==> flow/design.v <==
`timescale 1ns / 1ps
module debounce_one_shot(
    input CLK,
    input EN,
    input RST,
    input BTN,
    output logic DB_BTN
    );
    localparam logic [7:0] c_LOW_GOING_HIGH_CLOCKS = 8'h19;  
    localparam logic [7:0] c_HIGH_GOING_LOW_CLOCKS = 8'h33;  
    localparam logic [7:0] c_ONE_SHOT_CLOCKS       = 8'h01;  
    typedef enum { ST_init, ST_BTN_low, ST_BTN_low_to_high, ST_BTN_high, ST_BTN_high_to_low, ST_one_shot} STATES;
    STATES NS, PS;
    logic [7:0] s_db_count;
    logic s_count_rst, s_count_inc;
    always_ff @(posedge CLK) begin
        if (RST == 1'b1)
            s_db_count <= 8'h00;
        else if (EN == 1'b1) begin
            if (s_count_rst == 1'b1)
                s_db_count <= 8'h00;
            else if (s_count_inc == 1'b1)
                s_db_count <= s_db_count + 1;
        end
    end
    always_ff @(posedge CLK) begin
       if (RST == 1'b1)
           PS <= ST_init;
       else if (EN == 1'b1)
           PS <= NS; 
    end
    always_comb begin
        NS = ST_init;
        DB_BTN = 1'b0;
        s_count_rst = 1'b0;
        s_count_inc = 1'b0;
        case (PS)
            ST_init: begin           
                NS = ST_BTN_low;
                DB_BTN = 1'b0;
                s_count_rst = 1'b1;
            end
            ST_BTN_low: begin    
                if (BTN == 1'b1) begin        
                    NS = ST_BTN_low_to_high;  
                    s_count_inc = 1'b1;        
                end
                else begin
                    NS = ST_BTN_low;         
                    s_count_rst = 1'b1;
                end
            end
            ST_BTN_low_to_high: begin    
                if (BTN == 1'b1) begin   
                    if (s_db_count == c_LOW_GOING_HIGH_CLOCKS) begin 
                        NS = ST_BTN_high;
                        s_count_rst = 1'b1;
                    end
                    else begin           
                        NS = ST_BTN_low_to_high;
                        s_count_inc = 1'b1;
                    end
                end
                else begin               
                    NS = ST_BTN_low;
                    s_count_rst = 1'b1;
                end
            end
            ST_BTN_high: begin           
                if (BTN == 1'b1) begin 
                    NS = ST_BTN_high;
                    s_count_rst = 1'b1;
                end
                else begin               
                    NS = ST_BTN_high_to_low;
                    s_count_inc = 1'b1;
                end
            end
            ST_BTN_high_to_low: begin
                if (BTN == 1'b0) begin   
                    if (s_db_count == c_HIGH_GOING_LOW_CLOCKS) begin 
                        NS = ST_one_shot;
                        s_count_rst = 1'b1;
                    end
                    else begin           
                        NS = ST_BTN_high_to_low;
                        s_count_inc = 1'b1;
                    end
                end
                else begin               
                    NS = ST_BTN_high;
                    s_count_rst = 1'b1;
                end 
            end
            ST_one_shot: begin   
                if (s_db_count == c_ONE_SHOT_CLOCKS) begin  
                    NS = ST_init;
                    s_count_rst = 1'b1;
                    DB_BTN = 1'b0;
                end
                else begin               
                    NS = ST_one_shot;
                    s_count_inc = 1'b1;
                    DB_BTN = 1'b1;
                end
            end
            default: begin               
                NS = ST_init;
                s_count_rst = 1'b1;
                s_count_inc = 1'b0;
                DB_BTN = 1'b0;
            end
        endcase
    end
endmodule
`timescale 1ns / 1ps
module position_mover(   
    input RBTN,  
    input LBTN,  
    input clock,
    input en,
    input reset,
    input rst,
    output [2:0] columnPosition
    );
    logic [2:0] position;
    always_ff @(posedge clock) begin
        if (reset)
            position <= 3'b011;
        else if (!en)
            position <= position;
        else if (rst)
            position <= 3'b011;
        else begin
            if(RBTN && !LBTN && position < 6)        
                position <= position + 1;
            else if (LBTN && !RBTN && position > 0)  
                position <= position - 1;
        end
    end   
    assign columnPosition = position;  
endmodule
`timescale 1ns / 1ps
module game_state(
    input clock,
    input en,                                
    input reset,                             
    input rst,                               
    input select,                            
    input [2:0] columnPosition,
    output logic [7:0][7:0] green_grid,        
    output logic [7:0][7:0] blue_grid        
    );
    reg turn;     
    always_ff @ (posedge clock) begin 
        if (reset)
            turn <= 0;
        else if (!en)
            turn <= turn;
        else if (rst)                                 
            turn <= 0;
        else begin
            if (select)                          
                turn <= ~turn;
        end
    end
    reg [7:0] topRow;
    always_comb begin
        case (columnPosition)
            3'b000: topRow = 8'b01111111;                
            3'b001: topRow = 8'b10111111;                
            3'b010: topRow = 8'b11011111;
            3'b011: topRow = 8'b11101111;
            3'b100: topRow = 8'b11110111;
            3'b101: topRow = 8'b11111011;
            3'b110: topRow = 8'b11111101;
            default: topRow = 8'b11111111;
        endcase;
    end
    reg [6:0][2:0] columnCount;                  
    always_ff @ (posedge clock) begin
        if (reset) begin
            for(int i = 0; i < 7; i ++) begin 
                columnCount[i] <= 3'b000; 
            end
        end
        else if (!en) begin
        end
        else if (rst) begin                                 
            for(int i = 0; i < 7; i ++) begin 
                columnCount[i] <= 3'b000; 
            end
        end    
        else begin
            if(select && columnCount[columnPosition] < 5)   
                columnCount[columnPosition] <= columnCount[columnPosition] + 1;
        end
    end
    always_ff @ (posedge clock) begin
      if (reset) begin
        for(int i = 0; i < 8; i++) begin
            green_grid[i] <= 8'b11111111;
            blue_grid[i] <= 8'b11111111;
        end
      end
      else if (en) begin
        case (turn)
            (1'b0): begin 
                    green_grid[0] <= topRow;
                    blue_grid[0] <= 8'b11111111;
             end
            (1'b1): begin
                blue_grid[0] <= topRow;
                green_grid[0] <= 8'b11111111;
             end
        endcase
        if (rst) begin                           
            for(int i = 1; i < 8; i++) begin
                green_grid[i] <= 8'b11111111;
                blue_grid[i] <= 8'b11111111;
            end
        end 
        else begin
            if (select) begin                    
                case (turn)
                    (1'b0):  green_grid[7 - columnCount[columnPosition]][7 - columnPosition] <= 1'b0; 
                    (1'b1): blue_grid[7 - columnCount[columnPosition]][7 - columnPosition] <= 1'b0;
                endcase
            end
        end
      end
    end
endmodule
`timescale 1ns / 1ps
module matrix_driver(
    input clock,  
    input en,
    input reset,
    input [7:0][7:0] green_grid, blue_grid,        
    output logic [7:0] green_driver, blue_driver, row_driver    
    );
    logic [2:0] count;                           
    always_ff @ (posedge clock) begin
        if (reset)
            count <= 3'b000;
        else if (en)
            count <= count + 3'b001;
    end
    always @ (*)  begin                           
        case (count)                             
            3'b000: row_driver = 8'b00000001;        
            3'b001: row_driver = 8'b00000010;       
            3'b010: row_driver = 8'b00000100;
            3'b011: row_driver = 8'b00001000;
            3'b100: row_driver = 8'b00010000;
            3'b101: row_driver = 8'b00100000;
            3'b110: row_driver = 8'b01000000;
            3'b111: row_driver = 8'b10000000;
            default: row_driver = 8'b00000000;
        endcase
    end
    assign green_driver = green_grid[count];         
    assign blue_driver = blue_grid[count];
endmodule
`timescale 1ns / 1ps
module connect_four(
    input clock,
    input reset,                        
    input rbtn, lbtn, mbtn, bbtn,
    output logic [7:0] row, greenColumn, blueColumn  
    );
    logic inter_clock, db_mbtn, db_bbtn, db_lbtn, db_rbtn;
    logic [7:0][7:0] blue_gridTest, green_gridTest;
    logic [2:0] position;
    logic [7:0] topRow;
    clk_div MYCLOCK (
        .clk(clock),
        .reset(reset),
        .sclk(inter_clock)
    );   
    debounce_one_shot debouncer1 (
        .CLK(clock),
        .EN(inter_clock),
        .RST(reset),
        .BTN(mbtn),
        .DB_BTN(db_mbtn)
    );
    debounce_one_shot debouncer2 (
        .CLK(clock),
        .EN(inter_clock),
        .RST(reset),
        .BTN(bbtn),
        .DB_BTN(db_bbtn)
    );
    debounce_one_shot debouncer3 (   
        .CLK(clock),
        .EN(inter_clock),
        .RST(reset),
        .BTN(rbtn),
        .DB_BTN(db_rbtn)
    );
    debounce_one_shot debouncer4 (   
        .CLK(clock),
        .EN(inter_clock),
        .RST(reset),
        .BTN(lbtn),
        .DB_BTN(db_lbtn)
    );
    position_mover mover(
        .RBTN(db_rbtn),
        .LBTN(db_lbtn),
        .rst(db_bbtn),
        .clock(clock),
        .en(inter_clock),
        .reset(reset),
        .columnPosition(position)
    );
    game_state game(
        .clock(clock),
        .en(inter_clock),
        .reset(reset),
        .rst(db_bbtn),
        .select(db_mbtn),
        .columnPosition(position),
        .green_grid(green_gridTest),
        .blue_grid(blue_gridTest)
    );
    matrix_driver driver (
        .clock(clock),
        .en(inter_clock),
        .reset(reset),
        .blue_grid(blue_gridTest),
        .green_grid(green_gridTest),
        .green_driver(greenColumn),
        .blue_driver(blueColumn),
        .row_driver(row)
    );
endmodule
module clk_div (
    input clk,
    input reset,
    output sclk
    );
  localparam integer MAX_COUNT = 60; 
  integer div_cnt;
  reg tmp_clk; 
   always @ (posedge clk)              
   begin
         if (reset)
         begin
            tmp_clk <= 0;
            div_cnt <= 0;
         end else if (div_cnt == MAX_COUNT) 
         begin
            tmp_clk <= ~tmp_clk; 
            div_cnt <= 0;
         end else
            div_cnt <= div_cnt + 1;  
   end 
   assign sclk = (div_cnt == MAX_COUNT) && !tmp_clk; 
endmodule
== Reports on connect_four ==
The steps from the RTL of connect_four to its reports follow in flow order.
Lines are those of the file above, counted from 1.
Operators: Yosys type, input widths -> output width; for muxes data width and select width s.
Cell names lack the library's common part.
Not given: -

* Top module: connect_four
* Clock input: clock
* Cell library: sky130hd
* Corner: tt_025C_1v80

== Word-level counts ==
Yosys after proc, flatten, opt, wreduce and memory -nomap, before mapping. Print and check cells are not counted.
Yosys's memory passes give these memory sizes; they may raise the number of words (mostly to a power of two), join words into wider ones and drop unused or constant bits.

* Mux-type cells: 142
* Add/subtract/negate cells: 14
* Eq/ne operators: 41
* Bitwise operators: 10
* Reductions and logical operators: 31
* Shift-type cells: 7
* Div/mod/pow operators: 0
* Multiply operators: 1
* Magnitude comparators: 3

{| class="wikitable"
|+ Operator list
! cell !! number
|-
| $pmux 32 s6 || 4
|-
| $eq 32x2->1 const B || 8
|-
| $eq 32x3->1 const B || 8
|-
| $pmux 64 s2 || 2
|-
| $mux 32 || 8
|-
| $mux 8 || 28
|-
| $shift 1x33->64 const A || 2
|-
| $eq 32x1->1 const B || 4
|-
| $logic_not 32->1 || 4
|-
| $and 64x64->64 || 2
|-
| $or 64x64->64 || 2
|-
| $shiftx 64x7->8 || 2
|-
| $mux 64 || 2
|-
| $neg 32->33 || 2
|-
| $not 64->64 || 1
|-
| $mux 1 || 62
|-
| $mux 3 || 20
|-
| $pmux 8 s7 || 1
|-
| $pmux 1 s5 || 8
|-
| $shift 3x33->21 || 1
|-
| $shift 3x33->21 const A || 1
|-
| $shiftx 21x32->3 || 1
|-
| $add 32x2->32 const B || 1
|-
| $add 32x32->32 || 1
|-
| $eq 32x7->1 const B || 1
|-
| $add 8x1->8 const B || 4
|-
| $eq 8x1->1 const B || 4
|-
| $eq 8x5->1 const B || 4
|}

Not listed: further kinds 26, cells in them 61.

* Word-level cells: 286
* Word width x clocked read ports: 8
* Memory bits (read-only): 64
* Bits of input ports: 6
* Bits in latches: 0
* Output and inout port bits: 24
* RAM bits: 0
* Register bits: 349
* Memory cells: 1

{| class="wikitable"
|+ Memory list
! name !! depth !! width !! read ports !! write ports !! RTL line !! source
|-
| (no name shown) || 8 || 8 || 1 || 0 || 250 || <nowiki>case (count)</nowiki>
|}

== Longest topological paths ==
Depth = most cells in a row (Yosys ltp): at word level without a register or memory, in the mapped netlist without a sequential cell, where the memories' decode and read muxes count.

* Depth after elaboration: 12
* ABC_AREA: 0
* Gate-level depth with buffers: 18
* Depth with buffers taken out: 14

== After synthesis ==
Yosys stat after the flow's synthesis: flattened, memories mapped to cells. It holds for the ABC_AREA given above (unset counts as 0); a run with the other value may have another netlist.
The area totals of this step are shown rounded.

* Mapped cells: 1,372
* Sequential area: 5,060 µm²
* Flip-flops: 253
* Chip area (Yosys): 12,200 µm²

{| class="wikitable"
|+ Cells by type
! type !! number !! total area (µm²)
|-
| dfxtp_1 || 253 || 5.06E+03
|-
| mux4_2 || 34 || 765.734
|-
| a21oi_1 || 144 || 720.691
|-
| nor2_1 || 182 || 683.155
|-
| nand2_1 || 106 || 397.882
|-
| nand3_1 || 54 || 270.259
|-
| ha_1 || 21 || 262.752
|-
| xor2_1 || 28 || 245.235
|-
| mux2_2 || 17 || 191.434
|-
| mux2i_1 || 19 || 190.182
|-
| clkbuf_1 || 47 || 176.419
|-
| o21ai_0 || 35 || 175.168
|-
| nor3_1 || 33 || 165.158
|-
| and3_1 || 24 || 150.144
|-
| or3_1 || 24 || 150.144
|-
| o22a_1 || 17 || 148.893
|-
| buf_2 || 29 || 145.139
|-
| a31o_2 || 14 || 122.618
|}

Other cell types: 62; their cells: 291.
The figures by module come from a second, unflattened synthesis with its own total; it is not the netlist above.

* Cell total of the unflattened synthesis: 1,491
* Area total of the unflattened synthesis: 13,200 µm²

Each row is one instance without its submodules.

{| class="wikitable"
|+ By module
! module !! area (µm²) !! cells !! times used
|-
| game_state || 6,310 || 747 || 1
|-
| debounce_one_shot || 896 || 110 || 4
|-
| clk_div || 1,700 || 195 || 1
|-
| matrix_driver || 1,410 || 86 || 1
|-
| position_mover || 211 || 23 || 1
|-
| connect_four || 0.0 || 0 || 1
|}

== Timing after synthesis ==
OpenSTA on the mapped netlist: ideal clock, no wires. The path of least setup slack (recovery checks aside). Input and output delay are each 20% of the period. Register names are those of the netlist, which keeps one name where synthesis merged equal registers.

* Kind: register -> output
* Start point: reg driver.count[1]
* End point: out blueColumn[0]
* Output delay: 2.000 ns
* Stages: 6
* Required time: 8.000 ns
* Path delay: 2.251 ns
* Clock period: 10.0 ns
* Slack: 5.749 ns
* Arrival: 2.251 ns
* Synthesis period reached: 4.251 ns

"path delay" is the arrival time less input delay plus setup time.
At an output port there is no setup time.
"stages" counts driving pins, that of a launching flip-flop among them; a cell with two outputs on the path counts twice.
"synthesis period reached" is the clock period less the worst setup slack; recovery checks do not enter. This is arithmetic on one report: input and output delays are still those of the set period (20% each).
Between the ends stands the longest chain of elaborated cells between them, by number of cells; it is not shown to be the way that was timed. Of several equally long chains one is given.
A line is the first line of the expression or statement that the cell stems from. Yosys adds cells for indexed reads and writes and turns some case tables into memories.

* Path through: dfxtp_1 -> clkbuf_1 -> clkbuf_1 -> clkbuf_1 -> mux4_2 -> mux2_2
* Length of the longest elaborated chain: 1
* Elaborated cells between the ends (all ways): 1
* Source lines of those cells: 1
* Those cells by class: 1 x shift

{| class="wikitable"
|+ Ends and longest elaborated chain, after synthesis
! what !! RTL line !! source
|-
| start, declared || 242 || <nowiki>logic [2:0] count;</nowiki>
|-
| start, assigned || 245 || <nowiki>count <= 3'b000;</nowiki>
|-
| start, assigned || 247 || <nowiki>count <= count + 3'b001;</nowiki>
|-
| $shiftx 64x7->8 || 263 || <nowiki>assign blue_driver = blue_grid[count];</nowiki>
|-
| end, declared || 270 || <nowiki>output logic [7:0] row, greenColumn, blueColumn</nowiki>
|}

== Path in the finished layout ==
Path of least setup slack in the final report of stored run 1 (OpenROAD, finished layout, wires in). Where an end is a register, its clock arrival counts in the times.

* Kind: register -> register
* Start point: reg mover.position[0]
* End point: reg game.green_grid
* Slack: 5.10 ns
* Stages: 15
* Clock period: 10.0 ns
* Required time: 10.38 ns
* Arrival: 5.28 ns

Where an end lacks its bit number, it is one bit of the signal, or one of the new flip-flops if synthesis recoded a state register.
A register here has more assigning lines than the two given.

* Path through: dfxtp_1 -> buf_4 -> mux2_2 -> a21oi_2 -> and2_1 -> inv_1 -> ha_1 -> nand2_1 -> nor3_1 -> ha_1 -> inv_1 -> nor3_1 -> a32o_1 -> nor4b_4 -> a21oi_1

{| class="wikitable"
|+ Ends and longest elaborated chain, after layout
! what !! RTL line !! source
|-
| start, declared || 126 || <nowiki>logic [2:0] position;</nowiki>
|-
| start, assigned || 131 || <nowiki>position <= position;</nowiki>
|-
| start, assigned || 136 || <nowiki>position <= position + 1;</nowiki>
|-
| end, assigned || 226 || <nowiki>(1'b0):  green_grid[7 - columnCount[columnPosition]][7 - columnPosition] <= 1'b0;</nowiki>
|-
| end, declared || 151 || <nowiki>output logic [7:0][7:0] green_grid,</nowiki>
|}

Chain of elaborated cells between the ends: none given.

Subject: connect_four on sky130hd, stored results

Hello all,

Below are 3 stored runs of the flow (Yosys, OpenROAD; platform sky130hd) on connect_four, each with its settings and what was measured, unordered. Constraints: input delay and output delay 20% of the set period each, output load 0.01 pF.
"worst setup path time" is the time allowed to the run's worst setup path (the clock period less input and output delay, where it has them) less its slack. Clock arrival times count: a late capture clock shortens it, a late launch clock lengthens it.
Results are given in rounded form.

=== Stored run 1 ===
{| class="wikitable"
! Setting !! Value
|-
| CORE_UTILIZATION || 60
|-
| CTS_CLUSTER_SIZE || 46
|-
| PLACE_DENSITY || 0.6
|-
| SLEW_MARGIN || 10
|-
| period_ns || 10.0
|-
| CAP_MARGIN || 20
|-
| CORE_MARGIN || 2
|-
! Result !! Value
|-
| Yosys chip area after synthesis || 12,200 µm²
|-
| Area inside the die boundary || 21,600 µm²
|-
| Final utilization || 67.7 %
|-
| Setup slack of the critical path || 5.10 ns
|-
| Total negative slack on setup checks || 0.000 ns
|-
| Lowest hold slack || 0.455 ns
|-
| Worst setup path time || 4.90 ns
|-
| Class of the worst setup path || register -> register
|}

=== Stored run 2 ===
{| class="wikitable"
! Setting !! Value
|-
| CELL_PAD_IN_SITES_DETAIL_PLACEMENT || 2
|-
| CORE_ASPECT_RATIO || 0.56
|-
| CORE_UTILIZATION || 37
|-
| CTS_CLUSTER_DIAMETER || 48
|-
| CTS_CLUSTER_SIZE || 91
|-
| GPL_ROUTABILITY_DRIVEN || 1
|-
| MIN_ROUTING_LAYER || met1
|-
| PLACE_DENSITY || 0.84
|-
| SLEW_MARGIN || 35
|-
| period_ns || 6.33
|-
| CAP_MARGIN || 20
|-
| CORE_MARGIN || 2
|}
Stopped before the end: routing reported ODB-0269.

=== Stored run 3 ===
{| class="wikitable"
! Setting !! Value
|-
| CELL_PAD_IN_SITES_DETAIL_PLACEMENT || 0
|-
| CORE_ASPECT_RATIO || 0.95
|-
| CORE_MARGIN || 9
|-
| CORE_UTILIZATION || 47
|-
| CTS_CLUSTER_DIAMETER || 203
|-
| MAX_ROUTING_LAYER || met4
|-
| PLACE_DENSITY || 0.74
|-
| period_ns || 2.77
|-
| CAP_MARGIN || 20
|-
| SLEW_MARGIN || 20
|-
! Result !! Value
|-
| Yosys chip area after synthesis || 12,200 µm²
|-
| Area inside the die boundary || 32,200 µm²
|-
| Final utilization || 59.8 %
|-
| Setup slack of the critical path || -0.082 ns
|-
| Total negative slack on setup checks || -0.948 ns
|-
| Lowest hold slack || 0.450 ns
|-
| Worst setup path time || 2.85 ns
|-
| Class of the worst setup path || register -> register
|}

Thanks
